==> flow/design.v <==
`timescale 1ns / 1ps
module Rx (
    input  logic        clk_fpga,   
    input  logic        reset,      
    input  logic        RxD,       
    output logic [7:0]  RxData,
    output logic        data_valid      
);
    parameter int clk_freq    = 100_000_000;
    parameter int baud_rate   = 115200;
    parameter int div_sample  = 4;    
    parameter int div_counter = clk_freq / (baud_rate * div_sample);
    parameter int mid_sample  = div_sample / 2;
    parameter int div_bit     = 10;   
    typedef enum logic {IDLE=0, RECEIVING=1} state_t;
    state_t state, nextstate;
    logic [3:0]  bit_counter;         
    logic [1:0]  sample_counter;      
    logic [13:0] baudrate_counter;    
    logic [9:0]  rxshift_reg;         
    logic shift;
    logic clear_bitcounter, inc_bitcounter;
    logic clear_samplecounter, inc_samplecounter;
    assign RxData = rxshift_reg[8:1];    
    always_ff @(posedge clk_fpga or posedge reset) begin
        if (reset) begin
            state            <= IDLE;
            bit_counter      <= '0;
            sample_counter   <= '0;
            baudrate_counter <= '0;
            rxshift_reg      <= '0;
            data_valid       <= 1'b0;
        end else begin
            data_valid <= 1'b0;     
            baudrate_counter <= baudrate_counter + 1;
            if (baudrate_counter >= div_counter - 1) begin
                baudrate_counter <= 0;
                state <= nextstate;
                if (shift)
                    rxshift_reg <= {RxD, rxshift_reg[9:1]};
                if (clear_samplecounter)
                    sample_counter <= 0;
                else if (inc_samplecounter)
                    sample_counter <= sample_counter + 1;
                if (clear_bitcounter)
                    bit_counter <= 0;
                else if (inc_bitcounter)
                    bit_counter <= bit_counter + 1;
                if (state == RECEIVING &&
                    bit_counter == div_bit - 1 &&
                    sample_counter == div_sample - 1) begin
                    data_valid <= 1'b1;
                end
            end
        end
    end
    always_comb begin
        shift               = 1'b0;
        clear_samplecounter = 1'b0;
        inc_samplecounter   = 1'b0;
        clear_bitcounter    = 1'b0;
        inc_bitcounter      = 1'b0;
        nextstate           = state;
        case (state)
            IDLE: begin
                if (!RxD) begin
                    nextstate           = RECEIVING;
                    clear_bitcounter    = 1'b1;
                    clear_samplecounter = 1'b1;
                end
            end
            RECEIVING: begin
                nextstate = RECEIVING;
                if (sample_counter == mid_sample - 1)
                    shift = 1'b1;
                if (sample_counter == div_sample - 1) begin
                    inc_bitcounter     = 1'b1;
                    clear_samplecounter= 1'b1;
                    if (bit_counter == div_bit - 1)
                        nextstate = IDLE;
                end else begin
                    inc_samplecounter = 1'b1;
                end
            end
            default: nextstate = IDLE;
        endcase
    end
endmodule
module Tx #(
    parameter integer CLOCK_FREQ = 100_000_000,
    parameter integer BAUD_RATE  = 115200
) (
    input  logic        clk,
    input  logic        reset,
    input  logic        ready,       
    input  logic [7:0]  tx_data,
    output logic        TxD,
    output logic        tdre         
);
    localparam integer CYCLES_PER_BIT = (CLOCK_FREQ + BAUD_RATE - 1) / BAUD_RATE;  
    localparam integer BAUD_MAX       = (CYCLES_PER_BIT > 0) ? (CYCLES_PER_BIT - 1) : 0;
    localparam integer BAUD_CNT_WIDTH = $clog2(BAUD_MAX + 1);
    typedef enum logic [1:0] {
        S_MARK,    
        S_START,   
        S_DATA,    
        S_STOP     
    } state_t;
    state_t state, next_state;
    logic [7:0] txbuff;
    logic [2:0] bit_count;
    logic [BAUD_CNT_WIDTH-1:0] baud_count;
    logic ready_sync;
    always_ff @(posedge clk or posedge reset) begin
        if (reset)
            ready_sync <= 1'b0;
        else
            ready_sync <= ready;
    end
    always_ff @(posedge clk or posedge reset) begin
        if (reset)
            state <= S_MARK;
        else
            state <= next_state;
    end
    always_comb begin
        next_state = state;
        case (state)
            S_MARK: begin
                if (ready_sync && tdre)
                    next_state = S_START;
            end
            S_START: begin
                if (baud_count == BAUD_MAX)
                    next_state = S_DATA;
            end
            S_DATA: begin
                if ((baud_count == BAUD_MAX) && (bit_count == 3'd7))
                    next_state = S_STOP;
            end
            S_STOP: begin
                if (baud_count == BAUD_MAX)
                    next_state = S_MARK;
            end
            default: next_state = S_MARK;
        endcase
    end
    always_ff @(posedge clk or posedge reset) begin
        if (reset) begin
            TxD        <= 1'b1;
            tdre       <= 1'b1;
            baud_count <= '0;
            bit_count  <= '0;
            txbuff     <= '0;
        end else begin
            case (state)
                S_MARK: begin
                    TxD        <= 1'b1;
                    baud_count <= '0;
                    bit_count  <= '0;
                    if (ready_sync && tdre) begin
                        txbuff <= tx_data;   
                        tdre   <= 1'b0;      
                    end else begin
                        tdre   <= 1'b1;      
                    end
                end
                S_START: begin
                    TxD <= 1'b0;  
                    if (baud_count == BAUD_MAX) begin
                        baud_count <= '0;
                    end else begin
                        baud_count <= baud_count + 1;
                    end
                end
                S_DATA: begin
                    TxD <= txbuff[0];  
                    if (baud_count == BAUD_MAX) begin
                        baud_count <= '0;
                        txbuff    <= {1'b0, txbuff[7:1]};
                        bit_count <= bit_count + 1;
                    end else begin
                        baud_count <= baud_count + 1;
                    end
                end
                S_STOP: begin
                    TxD <= 1'b1;  
                    if (baud_count == BAUD_MAX) begin
                        baud_count <= '0;
                        tdre       <= 1'b1;  
                    end else begin
                        baud_count <= baud_count + 1;
                    end
                end
                default: begin
                    TxD        <= 1'b1;
                    tdre       <= 1'b1;
                    baud_count <= '0;
                    bit_count  <= '0;
                end
            endcase
        end
    end
endmodule
`timescale 1ns / 1ps
module command_parser (
    input  logic clk,
    input  logic reset,
    input  logic [7:0] rx_byte,
    input  logic       rx_valid,
    input  logic       cmd_ack,
    output logic       cmd_ready,
    output logic       seq_sel,    
    output logic [7:0] n_value
);
    typedef enum logic [2:0] {
        S_WAIT_LETTER,
        S_WAIT_COMMA,
        S_WAIT_NUM1,
        S_WAIT_LF,
        S_DONE
    } pstate_t;
    pstate_t state;
    logic [7:0] tens;
    logic       got_two_digits;
    assign cmd_ready = (state == S_DONE);
    always_ff @(posedge clk or posedge reset) begin
        if (reset) begin
            state          <= S_WAIT_LETTER;
            seq_sel        <= 1'b0;
            n_value        <= 8'd0;
            tens           <= 8'd0;
            got_two_digits <= 1'b0;
        end else begin
            if (cmd_ack && state == S_DONE) begin
                state <= S_WAIT_LETTER;
            end else if (rx_valid) begin
                unique case (state)
                    S_WAIT_LETTER: begin
                        if (rx_byte == "P") begin
                            seq_sel <= 1'b0;
                            state   <= S_WAIT_COMMA;
                        end else if (rx_byte == "M") begin
                            seq_sel <= 1'b1;
                            state   <= S_WAIT_COMMA;
                        end else begin
                            state <= S_WAIT_LETTER;  
                        end
                    end
                    S_WAIT_COMMA: begin
                        if (rx_byte == ",")
                            state <= S_WAIT_NUM1;
                        else
                            state <= S_WAIT_LETTER;  
                    end
                    S_WAIT_NUM1: begin
                        if (rx_byte >= "0" && rx_byte <= "9") begin
                            tens           <= rx_byte - "0";
                            got_two_digits <= 1'b0;
                            state          <= S_WAIT_LF;
                        end else begin
                            state <= S_WAIT_LETTER;
                        end
                    end
                    S_WAIT_LF: begin
                        if (rx_byte >= "0" && rx_byte <= "9") begin
                            n_value        <= (tens * 10) + (rx_byte - "0");
                            got_two_digits <= 1'b1;
                        end else if (rx_byte == "\n" || rx_byte == 8'h0D) begin
                            if (!got_two_digits)
                                n_value <= tens;
                            state <= S_DONE;
                        end
                    end
                    S_DONE: begin
                        state <= S_DONE;
                    end
                    default: state <= S_WAIT_LETTER;
                endcase
            end
        end
    end
endmodule
`timescale 1ns / 1ps
module padovan_unit (
    input  logic        clk,
    input  logic        reset,
    input  logic        start,
    input  logic [7:0]  n,
    output logic [31:0] result,
    output logic        done
);
    typedef enum logic [1:0] {IDLE, INIT, LOOP, FINISH} state_t;
    state_t state;
    logic [31:0] p0, p1, p2;
    logic [7:0]  i;
    always_ff @(posedge clk or posedge reset) begin
        if (reset) begin
            state  <= IDLE;
            result <= 32'd0;
            done   <= 1'b0;
        end else begin
            done <= 1'b0;
            case (state)
                IDLE: begin
                    if (start)
                        state <= INIT;
                end
                INIT: begin
                    p0 <= 32'd1;
                    p1 <= 32'd1;
                    p2 <= 32'd1;
                    i  <= 8'd3;
                    if (n == 0 || n == 1 || n == 2) begin
                        result <= 32'd1;
                        state  <= FINISH;
                    end else begin
                        state <= LOOP;
                    end
                end
                LOOP: begin
                    if (i <= n) begin
                        logic [31:0] new_p;
                        new_p = p0 + p1;
                        p0 <= p1;
                        p1 <= p2;
                        p2 <= new_p;
                        i  <= i + 1;
                        if (i == n) begin
                            result <= new_p;
                            state  <= FINISH;
                        end
                    end
                end
                FINISH: begin
                    done  <= 1'b1;
                    state <= IDLE;
                end
            endcase
        end
    end
endmodule
`timescale 1ns / 1ps
module moser_unit (
    input  logic        clk,
    input  logic        reset,
    input  logic        start,
    input  logic [7:0]  n,
    output logic [31:0] result,
    output logic        done
);
    typedef enum logic [1:0] {IDLE, RUN, FINISH} state_t;
    state_t state;
    logic [7:0]  n_work;
    logic [31:0] acc;
    logic [2:0]  pos;
    always_ff @(posedge clk or posedge reset) begin
        if (reset) begin
            state  <= IDLE;
            result <= 32'd0;
            done   <= 1'b0;
        end else begin
            done <= 1'b0;
            case (state)
                IDLE: begin
                    if (start) begin
                        if (n == 0) begin
                            result <= 32'd0;
                            state  <= FINISH;
                        end else begin
                            n_work <= n;
                            acc    <= 32'd0;
                            pos    <= 3'd0;
                            state  <= RUN;
                        end
                    end
                end
                RUN: begin
                    if (n_work != 0) begin
                        acc    <= acc | ({31'd0, n_work[0]} << {pos, 1'b0});
                        pos    <= pos + 3'd1;
                        n_work <= n_work >> 1;
                    end else begin
                        result <= acc;
                        state  <= FINISH;
                    end
                end
                FINISH: begin
                    done  <= 1'b1;
                    state <= IDLE;
                end
            endcase
        end
    end
endmodule
`timescale 1ns / 1ps
module top_cmd_uart #(
    parameter integer CLOCK_FREQ = 100_000_000,
    parameter integer BAUD_RATE  = 115200
)(
    input  logic       clk,
    input  logic       reset,
    input  logic       RxD,
    output logic       TxD,
    output logic [7:0] led
);
    logic [7:0] rx_byte;
    logic       rx_valid;
    Rx #(
        .clk_freq  (CLOCK_FREQ),
        .baud_rate (BAUD_RATE)
    ) u_rx (
        .clk_fpga   (clk),
        .reset      (reset),
        .RxD        (RxD),
        .RxData     (rx_byte),
        .data_valid (rx_valid)
    );
    logic [7:0] tx_data;
    logic       tx_start;
    logic       tx_free;
    Tx #(
        .CLOCK_FREQ (CLOCK_FREQ),
        .BAUD_RATE  (BAUD_RATE)
    ) u_tx (
        .clk    (clk),
        .reset  (reset),
        .ready  (tx_start),
        .tx_data(tx_data),
        .TxD    (TxD),
        .tdre   (tx_free)
    );
    logic       cmd_ready;
    logic       seq_sel;      
    logic [7:0] n_value;
    logic       cmd_ack;
    command_parser u_parser (
        .clk      (clk),
        .reset    (reset),
        .rx_byte  (rx_byte),
        .rx_valid (rx_valid),
        .cmd_ack  (cmd_ack),
        .cmd_ready(cmd_ready),
        .seq_sel  (seq_sel),
        .n_value  (n_value)
    );
    logic        pad_start, pad_done;
    logic [31:0] pad_res;
    padovan_unit u_pad (
        .clk    (clk),
        .reset  (reset),
        .start  (pad_start),
        .n      (n_value),
        .result (pad_res),
        .done   (pad_done)
    );
    logic        mos_start, mos_done;
    logic [31:0] mos_res;
    moser_unit u_mos (
        .clk    (clk),
        .reset  (reset),
        .start  (mos_start),
        .n      (n_value),
        .result (mos_res),
        .done   (mos_done)
    );
    typedef enum logic [2:0] {
        S_WAIT_CMD,
        S_START_CALC,
        S_WAIT_CALC,
        S_SEND_B0,
        S_SEND_B1,
        S_SEND_B2,
        S_SEND_B3
    } main_state_t;
    main_state_t state;
    logic [31:0] result_reg;
    logic        tx_wait;    
    assign cmd_ack = (state == S_START_CALC);
    assign pad_start = (state == S_START_CALC) && (cmd_ready) && (seq_sel == 1'b0);
    assign mos_start = (state == S_START_CALC) && (cmd_ready) && (seq_sel == 1'b1);
    assign led = rx_byte;
    always_ff @(posedge clk or posedge reset) begin
        if (reset) begin
            state    <= S_WAIT_CMD;
            tx_data  <= 8'd0;
            tx_start <= 1'b0;
            result_reg <= 32'd0;
            tx_wait  <= 1'b0;
        end else begin
            tx_start <= 1'b0;  
            if (tx_wait && !tx_free)
                tx_wait <= 1'b0;
            case (state)
                S_WAIT_CMD: begin
                    if (cmd_ready) begin
                        state <= S_START_CALC;
                    end
                end
                S_START_CALC: begin
                    state <= S_WAIT_CALC;
                end
                S_WAIT_CALC: begin
                    if (!seq_sel && pad_done) begin
                        result_reg <= pad_res;
                        state      <= S_SEND_B0;
                    end else if (seq_sel && mos_done) begin
                        result_reg <= mos_res;
                        state      <= S_SEND_B0;
                    end
                end
                S_SEND_B0: begin
                    if (tx_free && !tx_wait) begin
                        tx_data  <= result_reg[31:24];
                        tx_start <= 1'b1;
                        tx_wait  <= 1'b1;
                        state    <= S_SEND_B1;
                    end
                end
                S_SEND_B1: begin
                    if (tx_free && !tx_wait) begin
                        tx_data  <= result_reg[23:16];
                        tx_start <= 1'b1;
                        tx_wait  <= 1'b1;
                        state    <= S_SEND_B2;
                    end
                end
                S_SEND_B2: begin
                    if (tx_free && !tx_wait) begin
                        tx_data  <= result_reg[15:8];
                        tx_start <= 1'b1;
                        tx_wait  <= 1'b1;
                        state    <= S_SEND_B3;
                    end
                end
                S_SEND_B3: begin
                    if (tx_free && !tx_wait) begin
                        tx_data  <= result_reg[7:0];
                        tx_start <= 1'b1;
                        tx_wait  <= 1'b1;
                        state    <= S_WAIT_CMD;  
                    end
                end
                default: state <= S_WAIT_CMD;
            endcase
        end
    end
endmodule
# [Step by step through the tools: top_cmd_uart]
# The steps from the RTL of top_cmd_uart to its reports follow in flow order.
# Lines are those of the file above, counted from 1.
# Operators carry their Yosys type and port widths (W data, S select, Z words).
# Cell names lack the library's common part.
# A cell with - has no value.
[design] top_module="top_cmd_uart" clk_port="clk" lib="sky130hd" lib_corner="tt_025C_1v80"

# [Elaborated design]
# Yosys after proc, flatten, opt, wreduce and memory -nomap, before mapping. Memory bits, and registers merged into a memory's read port (data or address), are not among the register bits. Print and check cells are not counted.
[word_totals] regBits=341 in_bits=3 output_inout_bits=9 word_cells=288
[op_classes] addsub=11 n_mul=1 n_cmp=4 eq_ne=56 shift=1 muxes=111 bitwise=5 n_reduce_logical=63
[ops] cell="$mux W32" n=14
[ops] cell="$pmux W32 S2" n=6
[ops] cell="$mux W8" n=13
[ops] cell="$mux W3" n=16
[ops] cell="$pmux W8 S2" n=3
[ops] cell="$shl A1 B4 Y32" n=1
[ops] cell="$add A32 B32 Y32" n=1
[ops] cell="$or A32 B32 Y32" n=1
[ops] cell="$pmux W8 S4" n=1
[ops] cell="$mux W2" n=14
[ops] cell="$ne A2 B1 Y1 const B" n=13
[ops] cell="$reduce_and A4 Y1" n=6
[ops] cell="$mul A8 B3 Y7 const B" n=1
[ops] cell="$mux W1" n=23
[ops] cell="$reduce_bool A2 Y1" n=11
[ops] cell="$pmux W3 S7" n=1
[ops] cell="$reduce_and A5 Y1" n=4
[ops] cell="$pmux W10 S2" n=1
[ops] cell="$ne A2 B2 Y1 const B" n=9
[ops] cell="$eq A8 B4 Y1 const B" n=2
[ops] cell="$sub A8 B6 Y8 const B" n=2
[ops] cell="$eq A8 B7 Y1 const B" n=2
[ops] cell="$pmux W2 S4" n=2
[ops] cell="$pmux W1 S2" n=8
[ops] cell="$eq A3 B3 Y1 const B" n=5
[ops] cell="$pmux W3 S5" n=1
[ops] cell="$add A14 B1 Y14 const B" n=1
[ops] cell="$ge A14 B8 Y1 const B" n=1
# Not listed: further kinds 44, cells in them 89.

# [Longest topological paths]
# Longest topological path by Yosys (ltp), each cell counted once; first at word level (registers and memories cut), then after technology mapping (sequential cells cut; the memories' decode and read muxes count).
[logic_depth] word_depth=7 ABC_AREA=0 ltp_mapped=12 ltp_nobuf=12

# [Synthesis result]
# The flow's flattened synthesis, as Yosys stat reports it; memories are mapped. The netlist is that of the ABC_AREA named above (0 if unset); the other value can give another one.
[by_type] type="dfrtp_1" n=173 area_total_um2=4.33E+03
[by_type] type="edfxtp_1" n=123 area_total_um2=3.69E+03
[by_type] type="ha_1" n=73 area_total_um2=913.376
[by_type] type="and2_1" n=89 area_total_um2=556.784
[by_type] type="nor2_1" n=125 area_total_um2=469.2
[by_type] type="nand2_1" n=118 area_total_um2=442.925
[by_type] type="o21ai_0" n=84 area_total_um2=420.403
[by_type] type="a22o_1" n=44 area_total_um2=385.37
[by_type] type="xnor2_1" n=40 area_total_um2=350.336
[by_type] type="a21oi_1" n=62 area_total_um2=310.298
[by_type] type="mux2_2" n=22 area_total_um2=247.738
[by_type] type="inv_1" n=63 area_total_um2=236.477
[by_type] type="clkbuf_1" n=52 area_total_um2=195.187
[by_type] type="nand3_1" n=37 area_total_um2=185.178
[by_type] type="dfstp_2" n=7 area_total_um2=183.926
[by_type] type="xor2_1" n=20 area_total_um2=175.168
[by_type] type="a31oi_1" n=22 area_total_um2=137.632
[by_type] type="a21o_1" n=13 area_total_um2=97.594
# Other cell types: 45; their cells: 181.
[mapped] cell_count=1348 mapped_area_um2=14692.8 seqArea_um2=8206.6 ffs=303
# By module: a second synthesis without flattening, with its own total; a netlist apart from the flattened one above.
[hier_totals] hier_cells=1357 area_unflattened_um2=15778.9
# Rows give one instance, submodules left out.
[modules] mod="padovan_unit" n_inst=1 cells=635 mod_area_um2=7265.7
[modules] mod="top_cmd_uart" n_inst=1 cells=197 mod_area_um2=2542.4
[modules] mod="command_parser" n_inst=1 cells=164 mod_area_um2=1631.6
[modules] mod="moser_unit" n_inst=1 cells=126 mod_area_um2=1525.2
[modules] mod="Rx" n_inst=1 cells=119 mod_area_um2=1451.4
[modules] mod="Tx" n_inst=1 cells=116 mod_area_um2=1362.6

# [Timing after synthesis]
# Path of least setup slack by OpenSTA after synthesis, without wires, with an ideal clock, recovery checks aside; 20% of the period is set as input and as output delay. Where synthesis merged equal registers, the netlist keeps one of their names.
[synth_timing] kind="input port to flip-flop" from="input port reset" to="register u_pad.i[0]" tclk_ps=10000 launch_ps=2000 t_arrival_ps=9858 slack_ps=-611 path_delay_ps=8611 stages=1 n_path_buf=0 synth_period_reached_ps=10611
# "path_delay_ps" is the arrival time less input delay plus setup time.
# "stages": output pins that drive a net of the path, with the launching flip-flop's if there is one; two outputs of one cell count as two.
# "synth_period_reached_ps" is the clock period less the worst setup slack; recovery checks do not enter. This is arithmetic on one report: input and output delays are still those of the set period (20% each).
# Between the ends stands the longest chain of elaborated cells between them, by number of cells; it is not shown to be the way that was timed. Of several equally long chains one is given.
# Each line given opens the expression or statement behind the cell; cells for indexed reads and writes are added by Yosys, which also makes memories of some case tables.
[synth_between] path_cell_list="a311oi_1" elab_chain_cells=2 cells_between=2 classes_between="logic (1); reduce/logical (1)"
[synth_lines] item="start, declared" line=402 source="input  logic       reset,"
[synth_lines] item="$not A1 Y1"
[synth_lines] item="$reduce_and A3 Y1"
[synth_lines] item="end, assigned" line=313 source="i  <= 8'd3;"
[synth_lines] item="end, assigned" line=328 source="i  <= i + 1;"
[synth_lines] item="end, declared" line=296 source="logic [7:0]  i;"

# [Path in the finished layout]
# Path of least setup slack in the final report of flow run 1 (OpenROAD, finished layout, wires in). Where an end is a register, its clock arrival counts in the times.
# The report prints the path's times to 10 ps; the period is as set.
[layout_timing] kind="flip-flop to flip-flop" from="register u_pad.p1[8]" to="register u_pad.p2[27]" tclk_ps=5430 launch_ps=510 t_arrival_ps=3300 slack_ps=2380 stages=9 n_path_buf=0
# Between the ends stands the longest chain of elaborated cells between them, by number of cells; it is not shown to be the way that was timed. Of several equally long chains one is given.
[layout_between] path_cell_list="edfxtp_1 -> ha_1 -> nand3_1 -> nor3_1 -> o21ai_0 -> a2111oi_0 -> o21ai_0 -> xor2_1 -> nor2_1" elab_chain_cells=3 cells_between=3 classes_between="add/sub (1); mux (2)"
[layout_lines] item="start, declared" line=295 source="logic [31:0] p0, p1, p2;"
[layout_lines] item="start, assigned" line=311 source="p1 <= 32'd1;"
[layout_lines] item="start, assigned" line=326 source="p1 <= p2;"
[layout_lines] item="$add A32 B32 Y32" line=324 source="new_p = p0 + p1;"
[layout_lines] item="$mux W32" line=322 source="if (i <= n) begin"
[layout_lines] item="$pmux W32 S2" line=304 source="case (state)"
[layout_lines] item="end, assigned" line=312 source="p2 <= 32'd1;"
[layout_lines] item="end, assigned" line=327 source="p2 <= new_p;"
[layout_lines] item="end, declared" line=295

Appendix: measured runs

Record of 4 stored runs of the RTL-to-layout flow on top_cmd_uart, platform sky130hd. The runs are unordered. Constraints: input delay and output delay 20% of the set period each, output load 0.01 pF.
"achievedPeriod_ps" is the run's clock period less its worst setup slack. It is reckoned from that one timing run; input and output delays stay at 20% of the period that was set.
"critical_path_time_ps" = time allowed to the worst setup path (clock period - input delay - output delay, where it has them) - its slack; a late launch clock adds to it, a late capture clock takes from it.
"final_power_uw": no workload was simulated; the value follows from the tool's default switching activity.
"critical_path_time_ps" is known to 10 ps.

[flow] flow run 1: files
==> flow/run.sh <==
#!/bin/bash
# the make line also repeats the synthesis and layout settings of config.mk as NAME=value (left out here)
make -C /OpenROAD-flow-scripts/flow DESIGN_CONFIG=/design/flow/config.mk WORK_HOME=/design/flow/orfs CLKGATE_MAP_FILE= finish
==> flow/config.mk <==
export PLATFORM = sky130hd
export DESIGN_NAME = top_cmd_uart
export DESIGN_NICKNAME = top_cmd_uart
export VERILOG_FILES = /design/flow/design.v
export SDC_FILE = /design/flow/constraint.sdc
export NUM_CORES = 4
export LEC_CHECK = 0
export CAP_MARGIN = 20
export CORE_ASPECT_RATIO = 1.1
export CORE_MARGIN = 8
export CORE_UTILIZATION = 41
export CTS_CLUSTER_SIZE = 25
export GPL_ROUTABILITY_DRIVEN = 0
export GPL_TIMING_DRIVEN = 1
export PLACE_DENSITY_LB_ADDON = 0.19
export SLEW_MARGIN = 40
==> flow/constraint.sdc <==
create_clock -name core_clock -period 5.43 [get_ports {clk}]
set_input_delay 1.0860 -clock core_clock [delete_from_list [all_inputs] [get_ports {clk}]]
set_output_delay 1.0860 -clock core_clock [all_outputs]
set_load 0.01 [all_outputs]

[flow] flow run 1: metrics
[metrics] achievedPeriod_ps = 3048
[metrics] final_power_uw = 5108
[metrics] util_pct = 46.5
[metrics] tns_ps = 0
[metrics] critical_path_time_ps = 3050
[metrics] path_kind = flip-flop to flip-flop
[metrics] final_setup_ws_ps = 2382
[metrics] post_synth_area_um2 = 14692.8
[metrics] die_footprint_um2 = 42157.0

[flow] flow run 2: files
==> flow/run.sh <==
#!/bin/bash
# the make line also repeats the synthesis and layout settings of config.mk as NAME=value (left out here)
make -C /OpenROAD-flow-scripts/flow DESIGN_CONFIG=/design/flow/config.mk WORK_HOME=/design/flow/orfs CLKGATE_MAP_FILE= finish
==> flow/config.mk <==
export PLATFORM = sky130hd
export DESIGN_NAME = top_cmd_uart
export DESIGN_NICKNAME = top_cmd_uart
export VERILOG_FILES = /design/flow/design.v
export SDC_FILE = /design/flow/constraint.sdc
export NUM_CORES = 4
export LEC_CHECK = 0
export ABC_AREA = 1
export CAP_MARGIN = 30
export CELL_PAD_IN_SITES_DETAIL_PLACEMENT = 1
export CELL_PAD_IN_SITES_GLOBAL_PLACEMENT = 2
export CORE_ASPECT_RATIO = 0.65
export CORE_MARGIN = 9
export CORE_UTILIZATION = 33
export CTS_CLUSTER_DIAMETER = 341
export CTS_CLUSTER_SIZE = 22
export GPL_ROUTABILITY_DRIVEN = 0
export GPL_TIMING_DRIVEN = 1
export MAX_ROUTING_LAYER = met4
export MIN_ROUTING_LAYER = met2
export PLACE_DENSITY_LB_ADDON = 0.15
export SETUP_SLACK_MARGIN = 1.01
export SLEW_MARGIN = 25
export TNS_END_PERCENT = 10
==> flow/constraint.sdc <==
create_clock -name core_clock -period 6.53 [get_ports {clk}]
set_input_delay 1.3060 -clock core_clock [delete_from_list [all_inputs] [get_ports {clk}]]
set_output_delay 1.3060 -clock core_clock [all_outputs]
set_load 0.01 [all_outputs]

[flow] flow run 2: metrics
[metrics] achievedPeriod_ps = 3323
[metrics] final_power_uw = 3649
[metrics] util_pct = 36.5
[metrics] tns_ps = 0
[metrics] critical_path_time_ps = 2020
[metrics] path_kind = input port to flip-flop
[metrics] final_setup_ws_ps = 3207
[metrics] post_synth_area_um2 = 15607.5
[metrics] die_footprint_um2 = 55631.2

[flow] flow run 3: files
==> flow/run.sh <==
#!/bin/bash
# the make line also repeats the synthesis and layout settings of config.mk as NAME=value (left out here)
make -C /OpenROAD-flow-scripts/flow DESIGN_CONFIG=/design/flow/config.mk WORK_HOME=/design/flow/orfs CLKGATE_MAP_FILE= finish
==> flow/config.mk <==
export PLATFORM = sky130hd
export DESIGN_NAME = top_cmd_uart
export DESIGN_NICKNAME = top_cmd_uart
export VERILOG_FILES = /design/flow/design.v
export SDC_FILE = /design/flow/constraint.sdc
export NUM_CORES = 4
export LEC_CHECK = 0
export ABC_AREA = 1
export CAP_MARGIN = 5
export CELL_PAD_IN_SITES_DETAIL_PLACEMENT = 1
export CELL_PAD_IN_SITES_GLOBAL_PLACEMENT = 2
export CORE_ASPECT_RATIO = 0.65
export CORE_MARGIN = 9
export CORE_UTILIZATION = 33
export CTS_CLUSTER_DIAMETER = 341
export CTS_CLUSTER_SIZE = 22
export GPL_ROUTABILITY_DRIVEN = 1
export GPL_TIMING_DRIVEN = 1
export MAX_ROUTING_LAYER = met4
export MIN_ROUTING_LAYER = met2
export PLACE_DENSITY_LB_ADDON = 0.15
export SETUP_SLACK_MARGIN = 1.01
export SLEW_MARGIN = 25
export TNS_END_PERCENT = 5
==> flow/constraint.sdc <==
create_clock -name core_clock -period 4.55 [get_ports {clk}]
set_input_delay 0.9100 -clock core_clock [delete_from_list [all_inputs] [get_ports {clk}]]
set_output_delay 0.9100 -clock core_clock [all_outputs]
set_load 0.01 [all_outputs]

[flow] flow run 3: metrics
[metrics] achievedPeriod_ps = 2939
[metrics] final_power_uw = 5223
[metrics] util_pct = 36.6
[metrics] tns_ps = 0
[metrics] critical_path_time_ps = 2940
[metrics] path_kind = flip-flop to flip-flop
[metrics] final_setup_ws_ps = 1611
[metrics] post_synth_area_um2 = 15607.5
[metrics] die_footprint_um2 = 55631.2

[flow] flow run 4: files
==> flow/run.sh <==
#!/bin/bash
# the make line also repeats the synthesis and layout settings of config.mk as NAME=value (left out here)
make -C /OpenROAD-flow-scripts/flow DESIGN_CONFIG=/design/flow/config.mk WORK_HOME=/design/flow/orfs CLKGATE_MAP_FILE= finish
==> flow/config.mk <==
export PLATFORM = sky130hd
export DESIGN_NAME = top_cmd_uart
export DESIGN_NICKNAME = top_cmd_uart
export VERILOG_FILES = /design/flow/design.v
export SDC_FILE = /design/flow/constraint.sdc
export NUM_CORES = 4
export LEC_CHECK = 0
export CAP_MARGIN = 30
export CELL_PAD_IN_SITES_GLOBAL_PLACEMENT = 2
export CORE_MARGIN = 2
export CORE_UTILIZATION = 50
export CTS_CLUSTER_DIAMETER = 149
export CTS_CLUSTER_SIZE = 13
export GPL_ROUTABILITY_DRIVEN = 0
export GPL_TIMING_DRIVEN = 0
export MAX_ROUTING_LAYER = met5
export SETUP_SLACK_MARGIN = 0.29
export SLEW_MARGIN = 20
export TNS_END_PERCENT = 80
==> flow/constraint.sdc <==
create_clock -name core_clock -period 10.0 [get_ports {clk}]
set_input_delay 2.0000 -clock core_clock [delete_from_list [all_inputs] [get_ports {clk}]]
set_output_delay 2.0000 -clock core_clock [all_outputs]
set_load 0.01 [all_outputs]

[flow] flow run 4: metrics
[metrics] achievedPeriod_ps = 3807
[metrics] final_power_uw = 2576
[metrics] util_pct = 56.4
[metrics] tns_ps = 0
[metrics] critical_path_time_ps = 1810
[metrics] path_kind = flip-flop to output port
[metrics] final_setup_ws_ps = 6193
[metrics] post_synth_area_um2 = 14692.8
[metrics] die_footprint_um2 = 30772.2
